==> flow/design.v <==
`default_nettype none
module fpu_16 (
    input logic [15:0] a,
    input logic [15:0] b_ori,
    input logic [3:0] sel,
    output logic [15:0] y
);
    logic [4:0] max_exp; 
    logic [4:0] min_exp; 
    logic a_nan, b_nan, a_inf, b_inf, a_0, b_0;
    logic [15:0] g, s;
    logic [14:0] ext_g_mantisa, ext_s_mantisa, ext_y_mantisa, ext_y_mantisa_nor;
    logic [11:0] ext_y_mantisa_round;
    logic over_underflow;
    logic [4:0] y_exp_nor;
    logic [4:0] a_exp_c, b_exp_c, y_exp_c, y_exp_c_nor, y_exp_c_round;
    logic a_exp_neg, b_exp_neg, y_exp_neg, y_exp_neg_nor, y_exp_neg_round, sticky;
    logic [21:0] temp_product, product_nor;
    logic [11:0] product_round;
    logic [9:0] y_product_mantisa;
    logic [15:0] b;
    assign b = (sel == 4'b0010)? {~b_ori[15], b_ori[14:0]} : {b_ori[15], b_ori[14:0]};
    assign max_exp = 5'b11110;
    assign min_exp = 5'b00001;
    assign a_nan = (a[14:10]==5'b11111 && a[9:0]!=10'd0);
    assign b_nan = (b[14:10]==5'b11111 && b[9:0]!=10'd0);
    assign a_inf = (a[14:10]==5'b11111 && a[9:0]==10'd0);
    assign b_inf = (b[14:10]==5'b11111 && b[9:0]==10'd0);
    assign a_0 = (a[14:10]==5'd0);
    assign b_0 = (b[14:10]==5'd0);
    always_comb begin
        g = 'd0;
        s = 'd0;
        ext_g_mantisa = 'd0;
        ext_s_mantisa = 'd0;
        ext_y_mantisa = 'd0;
        ext_y_mantisa_nor = 'd0;
        ext_y_mantisa_round = 'd0;
        over_underflow = 'd0;
        y_exp_nor = 'd0;
        a_exp_c = 'd0;
        b_exp_c = 'd0;
        y_exp_c = 'd0;
        y_exp_c_nor = 'd0;
        y_exp_c_round = 'd0;
        a_exp_neg = 'd0;
        b_exp_neg = 'd0;
        y_exp_neg = 'd0;
        y_exp_neg_nor = 'd0;
        y_exp_neg_round = 'd0;
        sticky = 'd0;
        temp_product = 'd0;
        product_nor = 'd0;
        product_round = 'd0;
        y_product_mantisa = 'd0;
        y = 'd0;
        if (a_nan || b_nan) y = 16'hFFFF;
        else if (a_inf&&b_inf&&(a[15]!=b[15])&&sel[1:0]>'d0) y = 16'hFFFF;
        else if (a_inf && sel[1:0]>'d0) y = a;
        else if (b_inf && sel[1:0]>'d0) y = b;
        else if ((a_inf || b_inf) && sel[3:2]>'d0 && a[15]==b[15]) y = 16'b0111110000000000;
        else if ((a_inf || b_inf) && sel[3:2]>'d0 && a[15]!=b[15]) y = 16'b1111110000000000;
        else if (a_0 && b_0 && sel[1:0]>'d0) y = 16'd0;
        else if (a_0 && sel[1:0]>='b01) y = b;
        else if (a_0 && sel[3:2]>'d0) y = 16'd0;
        else if (b_0 && sel[1:0]=='b01) y = a;
        else if (b_0 && sel[1:0]=='b10) y = {~a[15], a[14:0]};
        else if (b_0 && sel[3:2]>'d0) y = 16'd0;
        else if (a[15]!=b[15]&&a[14:0]==b[14:0]&& sel[1:0]>'d0) y = 'd0;
        else if (sel[1:0]>'d0) begin
            if (a[14:10]==b[14:10]) begin
                if (a[9:0] > b[9:0]) begin
                    g = a;
                    s = b;
                end
                else begin
                    g = b;
                    s = a;
                end
                ext_g_mantisa = {2'b01,g[9:0],3'b000};
                ext_s_mantisa = {2'b01,s[9:0],3'b000};
                if (g[15]!=s[15]) ext_y_mantisa = ext_g_mantisa-ext_s_mantisa;
                else ext_y_mantisa = ext_g_mantisa+ext_s_mantisa;
            end
            else begin
                if (a[14:10] > b[14:10]) begin
                    g = a;
                    s = b;
                end
                else begin
                    g = b;
                    s = a;
                end
                ext_g_mantisa = {2'b01,g[9:0],3'b000};
                ext_s_mantisa[14:1]={2'b01,s[9:0],2'b00}>>(g[14:10]-s[14:10]);
                if (g[14:10]-s[14:10] == 5'd1) ext_s_mantisa[0] = 0;
                else if (g[14:10]-s[14:10] == 'd2) ext_s_mantisa[0] = 0;
                else if (g[14:10]-s[14:10] == 'd3 && s[0]>1'd0) 
                        ext_s_mantisa[0] = 1;
                else if (g[14:10]-s[14:10] == 'd4 && s[1:0]>2'd0) 
                        ext_s_mantisa[0] = 1;
                else if (g[14:10]-s[14:10] == 'd5 && s[2:0]>3'd0) 
                        ext_s_mantisa[0] = 1;
                else if (g[14:10]-s[14:10] == 'd6 && s[3:0]>4'd0) 
                        ext_s_mantisa[0] = 1;
                else if (g[14:10]-s[14:10] == 'd7 && s[4:0]>5'd0) 
                        ext_s_mantisa[0] = 1;
                else if (g[14:10]-s[14:10] == 'd8 && s[5:0]>6'd0) 
                        ext_s_mantisa[0] = 1;
                else if (g[14:10]-s[14:10] == 'd9 && s[6:0]>7'd0) 
                        ext_s_mantisa[0] = 1;
                else if (g[14:10]-s[14:10] == 'd10 && s[7:0]>'d0) 
                        ext_s_mantisa[0] = 1;
                else if (g[14:10]-s[14:10] > 'd10) ext_s_mantisa[0] = 1;
                else ext_s_mantisa[0] = 0;
                if (g[15]!=s[15]) ext_y_mantisa = ext_g_mantisa-ext_s_mantisa;
                else ext_y_mantisa = ext_g_mantisa+ext_s_mantisa;
            end
            if (ext_y_mantisa[14]==1) begin
                if (g[14:10] < max_exp) begin
                    over_underflow = 0;
                    y_exp_nor = g[14:10]+1;
                    ext_y_mantisa_nor[14:1] = ext_y_mantisa[14:1] >> 1;
                    ext_y_mantisa_nor[0]=ext_y_mantisa[1]|ext_y_mantisa[0];
                end
                else begin
                    over_underflow = 1;
                    y[15] = g[15];
                    y[14:10] = 5'b11111;
                    y[9:0] = 10'd0;
                end
            end
            else if (ext_y_mantisa[13]==1) begin
                over_underflow = 0;
                y_exp_nor = g[14:10];
                ext_y_mantisa_nor = ext_y_mantisa;
            end
            else if (ext_y_mantisa[12]==1) begin
                if (g[14:10] > min_exp) begin
                    over_underflow = 0;
                    y_exp_nor = g[14:10]-'d1;
                    ext_y_mantisa_nor = ext_y_mantisa <<< 'd1;
                end
                else begin
                    over_underflow = 1;
                    y[15] = g[15];
                    y[14:0] = 'd0;
                end
            end
            else if (ext_y_mantisa[11]==1) begin
                if (g[14:10] > min_exp+'d1) begin
                    over_underflow = 0;
                    y_exp_nor = g[14:10]-'d2;
                    ext_y_mantisa_nor = ext_y_mantisa <<< 'd2;
                end
                else begin
                    over_underflow = 1;
                    y[15] = g[15];
                    y[14:0] = 'd0;
                end
            end
            else if (ext_y_mantisa[10]==1) begin
                if (g[14:10] > min_exp+'d2) begin
                    over_underflow = 0;
                    y_exp_nor = g[14:10]-'d3;
                    ext_y_mantisa_nor = ext_y_mantisa <<< 'd3;
                end
                else begin
                    over_underflow = 1;
                    y[15] = g[15];
                    y[14:0] = 'd0;
                end
            end
            else if (ext_y_mantisa[9]==1) begin
                if (g[14:10] > min_exp+'d3) begin
                    over_underflow = 0;
                    y_exp_nor = g[14:10]-'d4;
                    ext_y_mantisa_nor = ext_y_mantisa <<< 'd4;
                end
                else begin
                    over_underflow = 1;
                    y[15] = g[15];
                    y[14:0] = 'd0;
                end
            end
            else if (ext_y_mantisa[8]==1) begin
                if (g[14:10] > min_exp+'d4) begin
                    over_underflow = 0;
                    y_exp_nor = g[14:10]-'d5;
                    ext_y_mantisa_nor = ext_y_mantisa <<< 'd5;
                end
                else begin
                    over_underflow = 1;
                    y[15] = g[15];
                    y[14:0] = 'd0;
                end
            end
            else if (ext_y_mantisa[7]==1) begin
                if (g[14:10] > min_exp+'d5) begin
                    over_underflow = 0;
                    y_exp_nor = g[14:10]-'d6;
                    ext_y_mantisa_nor = ext_y_mantisa <<< 'd6;
                end
                else begin
                    over_underflow = 1;
                    y[15] = g[15];
                    y[14:0] = 'd0;
                end
            end
            else if (ext_y_mantisa[6]==1) begin
                if (g[14:10] > min_exp+'d6) begin
                    over_underflow = 0;
                    y_exp_nor = g[14:10]-'d7;
                    ext_y_mantisa_nor = ext_y_mantisa <<< 'd7;
                end
                else begin
                    over_underflow = 1;
                    y[15] = g[15];
                    y[14:0] = 'd0;
                end
            end
            else if (ext_y_mantisa[5]==1) begin
                if (g[14:10] > min_exp+'d7) begin
                    over_underflow = 0;
                    y_exp_nor = g[14:10]-'d8;
                    ext_y_mantisa_nor = ext_y_mantisa <<< 'd8;
                end
                else begin
                    over_underflow = 1;
                    y[15] = g[15];
                    y[14:0] = 'd0;
                end
            end
            else if (ext_y_mantisa[4]==1) begin
                if (g[14:10] > min_exp+'d8) begin
                    over_underflow = 0;
                    y_exp_nor = g[14:10]-'d9;
                    ext_y_mantisa_nor = ext_y_mantisa <<< 'd9;
                end
                else begin
                    over_underflow = 1;
                    y[15] = g[15];
                    y[14:0] = 'd0;
                end
            end
            else if (ext_y_mantisa[3]==1) begin
                if (g[14:10] > min_exp+'d9) begin
                    over_underflow = 0;
                    y_exp_nor = g[14:10]-'d10;
                    ext_y_mantisa_nor = ext_y_mantisa <<< 'd10;
                end
                else begin
                    over_underflow = 1;
                    y[15] = g[15];
                    y[14:0] = 'd0;
                end
            end
            else begin
                if (g[14:10] > min_exp+'d10) begin
                    over_underflow = 0;
                    y_exp_nor = g[14:10]-'d11;
                    ext_y_mantisa_nor = ext_y_mantisa <<< 'd11;
                end
                else begin
                    over_underflow = 1;
                    y[15] = g[15];
                    y[14:0] = 'd0;
                end
            end
            if (~over_underflow) begin
                if (ext_y_mantisa_nor[2:0] > 3'b100 || 
                    (ext_y_mantisa_nor[2:0] == 3'b100 && 
                    ext_y_mantisa_nor[3] == 1'b1)) begin
                    ext_y_mantisa_round = ext_y_mantisa_nor[14:3]+'d1;
                    if (ext_y_mantisa_round[11]==1) begin
                        if (y_exp_nor < max_exp) begin
                            y[15] = g[15];
                            y[14:10] = y_exp_nor+'d1;
                            y[9:0] = ext_y_mantisa_round[10:1];  
                        end
                        else begin
                            y[15] = g[15];
                            y[14:10] = 5'b11111;
                            y[9:0] = 10'd0;
                        end
                    end
                    else begin
                        y[15] = g[15];
                        y[14:10] = y_exp_nor;
                        y[9:0] = ext_y_mantisa_round[9:0];
                    end
                end
                else begin
                    ext_y_mantisa_round = ext_y_mantisa_nor[14:3];
                    y[15] = g[15];
                    y[14:10] = y_exp_nor;
                    y[9:0] = ext_y_mantisa_round[9:0];
                end
            end
        end
        else begin
            y[15] = (a[15]==b[15]) ? 0 : 1;
            if (a[14:10] < 5'd15 && b[14:10] < 5'd15) begin
                a_exp_neg = 1;
                b_exp_neg = 1;
                a_exp_c = 5'd15-a[14:10];
                b_exp_c = 5'd15-b[14:10];
            end
            else if (a[14:10] < 5'd15 && b[14:10] >= 5'd15) begin
                a_exp_neg = 1;
                b_exp_neg = 0;
                a_exp_c = 5'd15-a[14:10];
                b_exp_c = b[14:10]-5'd15;
            end
            else if (a[14:10] >= 5'd15 && b[14:10] < 5'd15) begin
                a_exp_neg = 0;
                b_exp_neg = 1;
                a_exp_c = a[14:10]-5'd15;
                b_exp_c = 5'd15-b[14:10];
            end
            else begin
                a_exp_neg = 0;
                b_exp_neg = 0;
                a_exp_c = a[14:10]-5'd15;
                b_exp_c = b[14:10]-5'd15;
            end
            if (a_exp_neg && b_exp_neg) begin
                y_exp_neg = 1;
                y_exp_c = a_exp_c+b_exp_c;
            end
            else if (a_exp_neg && ~b_exp_neg && b_exp_c >= a_exp_c) begin
                y_exp_neg = 0;
                y_exp_c = b_exp_c-a_exp_c;
            end
            else if (a_exp_neg && ~b_exp_neg && b_exp_c < a_exp_c) begin
                y_exp_neg = 1;
                y_exp_c = a_exp_c-b_exp_c;
            end
            else if (~a_exp_neg && b_exp_neg && a_exp_c >= b_exp_c) begin
                y_exp_neg = 0;
                y_exp_c = a_exp_c-b_exp_c;
            end
            else if (~a_exp_neg && b_exp_neg && a_exp_c < b_exp_c) begin
                y_exp_neg = 1;
                y_exp_c = b_exp_c-a_exp_c;
            end
            if (~a_exp_neg && ~b_exp_neg) begin
                y_exp_neg = 0;
                y_exp_c = a_exp_c+b_exp_c;
            end
            temp_product = {1'b1,a[9:0]}*{1'b1,b[9:0]};
            if (temp_product[21]==1'b1) begin
                product_nor = temp_product >> 1;
                if (y_exp_neg) y_exp_c_nor = y_exp_c-5'd1;
                else y_exp_c_nor = y_exp_c+5'd1;
                if (y_exp_c_nor == 5'd0) y_exp_neg_nor = 0;
                else y_exp_neg_nor = y_exp_neg;
            end
            else begin
                product_nor = temp_product;
                y_exp_c_nor = y_exp_c;
                y_exp_neg_nor = y_exp_neg;
            end
            sticky = (temp_product[7:0]>=8'd1) ? 1 : 0;
            if ({product_nor[9:8],sticky} > 3'b100 ||
                ({product_nor[9:8],sticky}==3'b100 &&
                 product_nor[12] == 1)) begin
                product_round = product_nor[21:10]+1;
                if (product_round[11]==1) begin
                    y_product_mantisa = product_round[10:1];
                    if (y_exp_neg_nor) y_exp_c_round = y_exp_c_nor-5'd1;
                    else y_exp_c_nor = y_exp_c-5'd1;
                    if (y_exp_c_round == 5'd0) y_exp_neg_round = 0;
                    else y_exp_neg_round = y_exp_neg_nor;
                end
                else begin
                    y_product_mantisa = product_round[9:0];
                    y_exp_c_round = y_exp_c_nor;
                    y_exp_neg_round = y_exp_neg_nor;
                end
            end
            else begin
                product_round = product_nor[21:10];
                y_product_mantisa = product_round[9:0];
                y_exp_c_round = y_exp_c_nor;
                y_exp_neg_round = y_exp_neg_nor;
            end
            if (y_exp_neg_round && y_exp_c_round > 5'd14) begin
                y[14:0] = 15'd0;
            end
            else if (y_exp_neg_round && y_exp_c_round <= 5'd14) begin
                y[14:10] = 5'd15 - y_exp_c_round;
                y[9:0] = y_product_mantisa;
            end
            else if (~y_exp_neg_round && y_exp_c_round > (max_exp-5'd15))begin
                y[14:10] = 5'b11111;
                y[9:0] = 10'd0;
            end
            else begin
                y[14:10] = y_exp_c_round+5'd15;
                y[9:0] = y_product_mantisa;
            end
        end
    end
endmodule : fpu_16
module input_16(
    input logic clock, reset,
    input logic [9:0] data_in,
    output logic [15:0] num1, num2,
    output logic [3:0] op,
    output logic start
);
    logic count;
    always_ff @(posedge clock or posedge reset) begin
        if (reset) begin
            num1 <= 'd0;
            num2 <= 'd0;
            op <= 'd0;
            start <= 0;
            count <= 'd0;
        end
        else if (data_in[1:0] == 2'b01) begin
            if (count == 0) begin
                num1[7:0] <= data_in[9:2];
                count <= 1;
            end
            else begin
                num1[15:8] <= data_in[9:2];
                count <= 0;
            end
        end
        else if (data_in[1:0] == 2'b10) begin
            if (count == 0) begin
                num2[7:0] <= data_in[9:2];
                count <= 1;
            end
            else begin
                num2[15:8] <= data_in[9:2];
                count <= 0;
            end
        end
        else if (data_in[1:0] == 2'b11) begin
            op <= data_in[5:2];
            start <= 'd1;
        end
        else if (start)
            start <= 0;
    end
endmodule: input_16
module output_16(
    input logic clock, reset,
    input logic [15:0] ans,
    input logic done_calc,
    output logic [9:0] data_out
);
    logic count;
    always_ff @(posedge clock or posedge reset) begin
        if (reset) begin
            data_out <= 'd0;
            count <= 0;
        end
        else if (done_calc) begin
            data_out[9:2] <= ans[15:8];
            data_out[1:0] <= 2'b11;
            count <= 1;
        end
        else if (count) begin
            data_out[9:2] <= ans[7:0];
            data_out[1:0] <= 2'b11;
            count <= 0;
        end
        else
            data_out <= 'd0;
    end
endmodule: output_16
module top(
    input logic clock, reset,
    input logic [9:0] inp,
    output logic [9:0] out
);
    logic [15:0] a, b, y;
    logic [3:0] sel;
    logic signal;
    input_16 in1(.clock, .reset, .data_in(inp), .num1(a), .num2(b), .op(sel), .start(signal));
    fpu_16 calc(.a, .b_ori(b), .sel, .y);
    output_16 out1(.clock, .reset, .ans(y), .done_calc(signal), .data_out(out));
endmodule
== From RTL to reports: top ==
What the tools print for top, step after step.
Line numbers count from 1 in the design file above.
Operators: Yosys type, input widths -> output width; for muxes data width and select width s.
Cell names lack the library's common part.
The mark -- stands for no value.
Inputs
  design top: top
  clock port: clock
  cell library: sky130hd
  timing corner: tt_025C_1v80

== Elaborated design ==
Counts by Yosys on the flattened word-level netlist (proc, flatten, opt, wreduce; memories kept). Register bits leave out memories and registers merged into their read ports (data or address). Print and check cells are left out.
Word-level totals
  bits of input ports: 12
  bits in registers: 49
  word-level cells: 705
Operators by class
  reductions and logical operators: 64
  equal/unequal tests: 26
  order comparisons: 41
  mux-type cells: 521
  multiply operators: 1
  bitwise logic cells: 9
  $add $sub $neg: 33
  shift operators: 1
Operator list (number)
  $mux 16: 106
  $mux 5: 161
  $mux 15: 45
  $mux 22: 14
  $mul 11x11->22: 1
  $mux 1: 171
  $mux 14: 11
  $eq 32x3->1 const B: 4
  $eq 32x4->1 const B: 3
  $mux 10: 7
  $eq 32x2->1 const B: 2
  $logic_and 1x1->1: 45
  $gt 32x4->1 const B: 1
  $sub 5x4->5 const B: 6
  $gt 5x4->1 const B: 6
  $add 12x1->12 const B: 2
  $mux 21: 1
  $logic_not 10->1: 2
  $reduce_bool 10->1: 2
  $sub 5x3->5 const B: 4
  $gt 5x3->1 const B: 4
  $logic_not 5->1: 4
  $mux 8: 2
  $add 14x14->15: 1
  $sub 14x14->15: 1
  $add 14x15->15: 1
  $sub 14x15->15: 1
  $eq 15x15->1: 1
Not listed: further kinds 46, cells in them 87.

== Logic depth ==
Yosys ltp: most cells in a row. Word level: on the elaborated netlist, between registers, memories and ports. Mapped: between sequential cells and ports; inverters and the memories' decode and read muxes count.
Logic depth
  depth after elaboration: 133
  ABC_AREA: 0
  mapped depth: 46
  depth with buffers taken out: 39

== Netlist ==
The flow's flattened synthesis, as Yosys stat reports it; memories are mapped. The netlist is that of the ABC_AREA named above (0 if unset); the other value can give another one.
Mapped netlist
  sequential part of the area: 1201.2 um^2
  flip-flops: 48
  cell count: 2303
  chip area (Yosys): 16498.3 um^2
Cell types (number)
  ha_1: 157
  fa_1: 86
  dfrtp_1: 48
  nand2_1: 235
  nor2_1: 226
  a21oi_1: 169
  o21ai_0: 144
  inv_1: 175
  nand3_1: 81
  xnor2_1: 46
  clkbuf_1: 107
  mux2_2: 35
  and2_1: 57
  nor3_1: 64
  a211oi_1: 32
  a31oi_1: 35
  a21o_1: 29
  o221ai_1: 24
Not listed: further types 88, cells in them 553.
By module: a second synthesis without flattening, with its own total; a netlist apart from the flattened one above.
Second synthesis, totals
  cells (unflattened synthesis): 2282
  area (unflattened synthesis): 16763.6 um^2
Rows give one instance, submodules left out.
Modules
  fpu_16: cells 2166, seq. area 0.0 um^2, area 14899.3 um^2, instances 1
  input_16: cells 89, seq. area 950.9 um^2, area 1493.9 um^2, instances 1
  output_16: cells 27, seq. area 250.2 um^2, area 370.4 um^2, instances 1
  top: cells 0, seq. area 0.0 um^2, area 0.0 um^2, instances 1

== Timing after synthesis ==
OpenSTA on the mapped netlist: ideal clock, no wires. The path of least setup slack (recovery checks aside). Input and output delay are each 20% of the period. Register names are those of the netlist, which keeps one name where synthesis merged equal registers.
Path after synthesis
  path kind: register to register
  from: reg in1.num2[14]
  to: reg out1.data_out[3]
  data required time: 7860 ps
  slack: -908 ps
  delay of the path: 8908 ps
  stages on the path: 39
  setup time: 140 ps
  period: 8000 ps
  arrival time: 8768 ps
  buffers on the path: 6
  period reached after synthesis: 8908 ps
"delay of the path" is the arrival time less input delay plus setup time.
"stages on the path": output pins that drive a net of the path, with the launching flip-flop's if there is one; two outputs of one cell count as two.
"period reached after synthesis" = period - worst setup slack (recovery checks aside). The figure is calculated, with input and output delays left at 20% of the set period.
The rows between start and end are the longest chain of elaborated cells between them; the timing report does not say that the signal goes this way. Where chains are equally long, one stands for them.
Each line given opens the expression or statement behind the cell; cells for indexed reads and writes are added by Yosys, which also makes memories of some case tables.
A register here has more assigning lines than the two given.
Between the ends, after synthesis
  cells stage by stage: dfrtp_1 -> clkbuf_1 -> inv_1 -> ha_1 -> nand4_4 -> o221ai_2 -> buf_2 -> nand2_1 -> a22oi_2 -> ha_1 -> clkbuf_1 -> buf_1 -> clkbuf_1 -> mux4_2 -> a211oi_1 -> a31oi_1 -> or2_2 -> ha_1 -> (+3 left out) -> o21ai_0 -> nand3_1 -> o21a_1 -> o221ai_1 -> o211ai_1 -> o21ai_0 -> a211o_1 -> nor3_1 -> a21oi_1 -> o31ai_1 -> nand4_1 -> nand3_1 -> or3b_4 -> nor4_4 -> o31ai_1 -> and4_1 -> o311ai_1 -> nand4_1
  length of the longest elaborated chain: 132
Ends and longest elaborated chain, after synthesis
  start: declaration: line 409  | output logic [15:0] num1, num2,
  start: assignment: line 417  | num2 <= 'd0;
  start: assignment: line 438  | num2[15:8] <= data_in[9:2];
  $mux 16: line 22  | assign b = (sel == 4'b0010)? {~b_ori[15], b_ori[14:0]} : {b_ori[15], b_ori[14:0]};
  $lt 5x4->1: line 315  | else if (a[14:10] >= 5'd15 && b[14:10] < 5'd15) begin
  $logic_and 1x1->1: line 315
  $mux 5: line 315
  $mux 5: line 309  | else if (a[14:10] < 5'd15 && b[14:10] >= 5'd15) begin
  $mux 5: line 303  | if (a[14:10] < 5'd15 && b[14:10] < 5'd15) begin
  $mux 5: line 70  | else if (sel[1:0]>'d0) begin
  (+118 left out)
  $mux 16: line 61  | else if ((a_inf || b_inf) && sel[3:2]>'d0 && a[15]==b[15]) y = 16'b0111110000000000;
  $mux 16: line 60  | else if (b_inf && sel[1:0]>'d0) y = b;
  $mux 16: line 59  | else if (a_inf && sel[1:0]>'d0) y = a;
  $mux 16: line 58  | else if (a_inf&&b_inf&&(a[15]!=b[15])&&sel[1:0]>'d0) y = 16'hFFFF;
  $mux 16: line 57  | if (a_nan || b_nan) y = 16'hFFFF;
  $mux 8: line 467  | else if (count) begin
  $mux 8: line 462  | else if (done_calc) begin
  end: assignment: line 463  | data_out[9:2] <= ans[15:8];
  end: assignment: line 468  | data_out[9:2] <= ans[7:0];
  end: declaration: line 454  | output logic [9:0] data_out

== Worst path after layout ==
Path of least setup slack in the final report of run 1 (OpenROAD, finished layout, wires in). Where an end is a register, its clock arrival counts in the times.
The report prints the path's times to 10 ps; the period is as set.
Path after layout
  path kind: register to register
  from: reg in1.num2[11]
  to: reg out1.data_out[8]
  arrival time: 8620 ps
  data required time: 8760 ps
  slack: 140 ps
  stages on the path: 36
  setup time: 130 ps
  buffers on the path: 4
  period: 8590 ps
The rows between start and end are the longest chain of elaborated cells between them; the timing report does not say that the signal goes this way. Where chains are equally long, one stands for them.
A register here has more assigning lines than the two given.
Between the ends, after layout
  cells stage by stage: dfrtp_1 -> inv_1 -> ha_4 -> nand4_4 -> o221a_1 -> nor3_2 -> a22oi_2 -> ha_2 -> buf_4 -> nor2_1 -> a221oi_2 -> nand3_1 -> a21oi_1 -> a31oi_1 -> or2_2 -> ha_1 -> buf_4 -> a21o_1 -> nand2b_1 -> o21ai_1 -> a2111oi_1 -> a2111oi_1 -> a21boi_1 -> o32ai_2 -> buf_4 -> nor4_1 -> a311oi_1 -> a41oi_2 -> a311oi_1 -> or3b_4 -> nor3_4 -> nor3b_1 -> o311ai_0 -> buf_4 -> and3_1 -> o32ai_2
  length of the longest elaborated chain: 132
Ends and longest elaborated chain, after layout
  start: declaration: line 409  | output logic [15:0] num1, num2,
  start: assignment: line 417  | num2 <= 'd0;
  start: assignment: line 438  | num2[15:8] <= data_in[9:2];
  $mux 16: line 22  | assign b = (sel == 4'b0010)? {~b_ori[15], b_ori[14:0]} : {b_ori[15], b_ori[14:0]};
  $lt 5x4->1: line 315  | else if (a[14:10] >= 5'd15 && b[14:10] < 5'd15) begin
  $logic_and 1x1->1: line 315
  $mux 5: line 315
  $mux 5: line 309  | else if (a[14:10] < 5'd15 && b[14:10] >= 5'd15) begin
  $mux 5: line 303  | if (a[14:10] < 5'd15 && b[14:10] < 5'd15) begin
  $mux 5: line 70  | else if (sel[1:0]>'d0) begin
  (+118 left out)
  $mux 16: line 61  | else if ((a_inf || b_inf) && sel[3:2]>'d0 && a[15]==b[15]) y = 16'b0111110000000000;
  $mux 16: line 60  | else if (b_inf && sel[1:0]>'d0) y = b;
  $mux 16: line 59  | else if (a_inf && sel[1:0]>'d0) y = a;
  $mux 16: line 58  | else if (a_inf&&b_inf&&(a[15]!=b[15])&&sel[1:0]>'d0) y = 16'hFFFF;
  $mux 16: line 57  | if (a_nan || b_nan) y = 16'hFFFF;
  $mux 8: line 467  | else if (count) begin
  $mux 8: line 462  | else if (done_calc) begin
  end: assignment: line 463  | data_out[9:2] <= ans[15:8];
  end: assignment: line 468  | data_out[9:2] <= ans[7:0];
  end: declaration: line 454  | output logic [9:0] data_out

Top module top; platform sky130hd; tools Yosys and OpenROAD; 2 stored runs in no particular order. Input and output delays are each 20% of the period that was set; the output load is 0.01 pF.
"achieved clock period": clock period set for the run, less the worst setup slack. It is reckoned from that one timing run; input and output delays stay at 20% of the period that was set.
"worst setup path time" means the part of the period allowed to the worst setup path (the constraints hold back 20% at inputs and 20% at outputs) less its slack; where the path has registers, the arrival times of their clocks count too.
"worst setup path time" is known to 10 ps.

Run 1
==> flow/run.sh <==
#!/bin/bash
# the make line also repeats the synthesis and layout settings of config.mk as NAME=value (left out here)
make -C /OpenROAD-flow-scripts/flow DESIGN_CONFIG=/design/flow/config.mk WORK_HOME=/design/flow/orfs CLKGATE_MAP_FILE= finish
==> flow/config.mk <==
export PLATFORM = sky130hd
export DESIGN_NAME = top
export DESIGN_NICKNAME = top
export VERILOG_FILES = /design/flow/design.v
export SDC_FILE = /design/flow/constraint.sdc
export NUM_CORES = 4
export LEC_CHECK = 0
export CAP_MARGIN = 5
export CORE_ASPECT_RATIO = 0.71
export CORE_MARGIN = 5
export CORE_UTILIZATION = 69
export CTS_CLUSTER_SIZE = 19
export MAX_ROUTING_LAYER = met5
export PLACE_DENSITY = 0.62
export SLEW_MARGIN = 30
==> flow/constraint.sdc <==
create_clock -name core_clock -period 8.59 [get_ports {clock}]
set_input_delay 1.7180 -clock core_clock [delete_from_list [all_inputs] [get_ports {clock}]]
set_output_delay 1.7180 -clock core_clock [all_outputs]
set_load 0.01 [all_outputs]

==> results of run 1 <==
chip area after synthesis (Yosys): 16498.3 um^2
die area: 27148.5 um^2
standard-cell area of the final layout: 18198.7 um^2
utilization: 77.8%
worst setup slack after layout: 144 ps
total negative slack: 0 ps
worst hold slack: 550 ps
achieved clock period: 8446 ps
worst setup path time: 8450 ps
worst setup path kind: register to register

Run 2
==> flow/run.sh <==
#!/bin/bash
# the make line also repeats the synthesis and layout settings of config.mk as NAME=value (left out here)
make -C /OpenROAD-flow-scripts/flow DESIGN_CONFIG=/design/flow/config.mk WORK_HOME=/design/flow/orfs CLKGATE_MAP_FILE= finish
==> flow/config.mk <==
export PLATFORM = sky130hd
export DESIGN_NAME = top
export DESIGN_NICKNAME = top
export VERILOG_FILES = /design/flow/design.v
export SDC_FILE = /design/flow/constraint.sdc
export NUM_CORES = 4
export LEC_CHECK = 0
export CAP_MARGIN = 20
export CORE_MARGIN = 2
export CORE_UTILIZATION = 40
export SLEW_MARGIN = 20
==> flow/constraint.sdc <==
create_clock -name core_clock -period 8.0 [get_ports {clock}]
set_input_delay 1.6000 -clock core_clock [delete_from_list [all_inputs] [get_ports {clock}]]
set_output_delay 1.6000 -clock core_clock [all_outputs]
set_load 0.01 [all_outputs]

==> results of run 2 <==
chip area after synthesis (Yosys): 16498.3 um^2
die area: 42886.3 um^2
standard-cell area of the final layout: 20781.2 um^2
utilization: 51.0%
worst setup slack after layout: 269 ps
total negative slack: 0 ps
worst hold slack: 556 ps
achieved clock period: 7731 ps
worst setup path time: 7730 ps
worst setup path kind: register to register
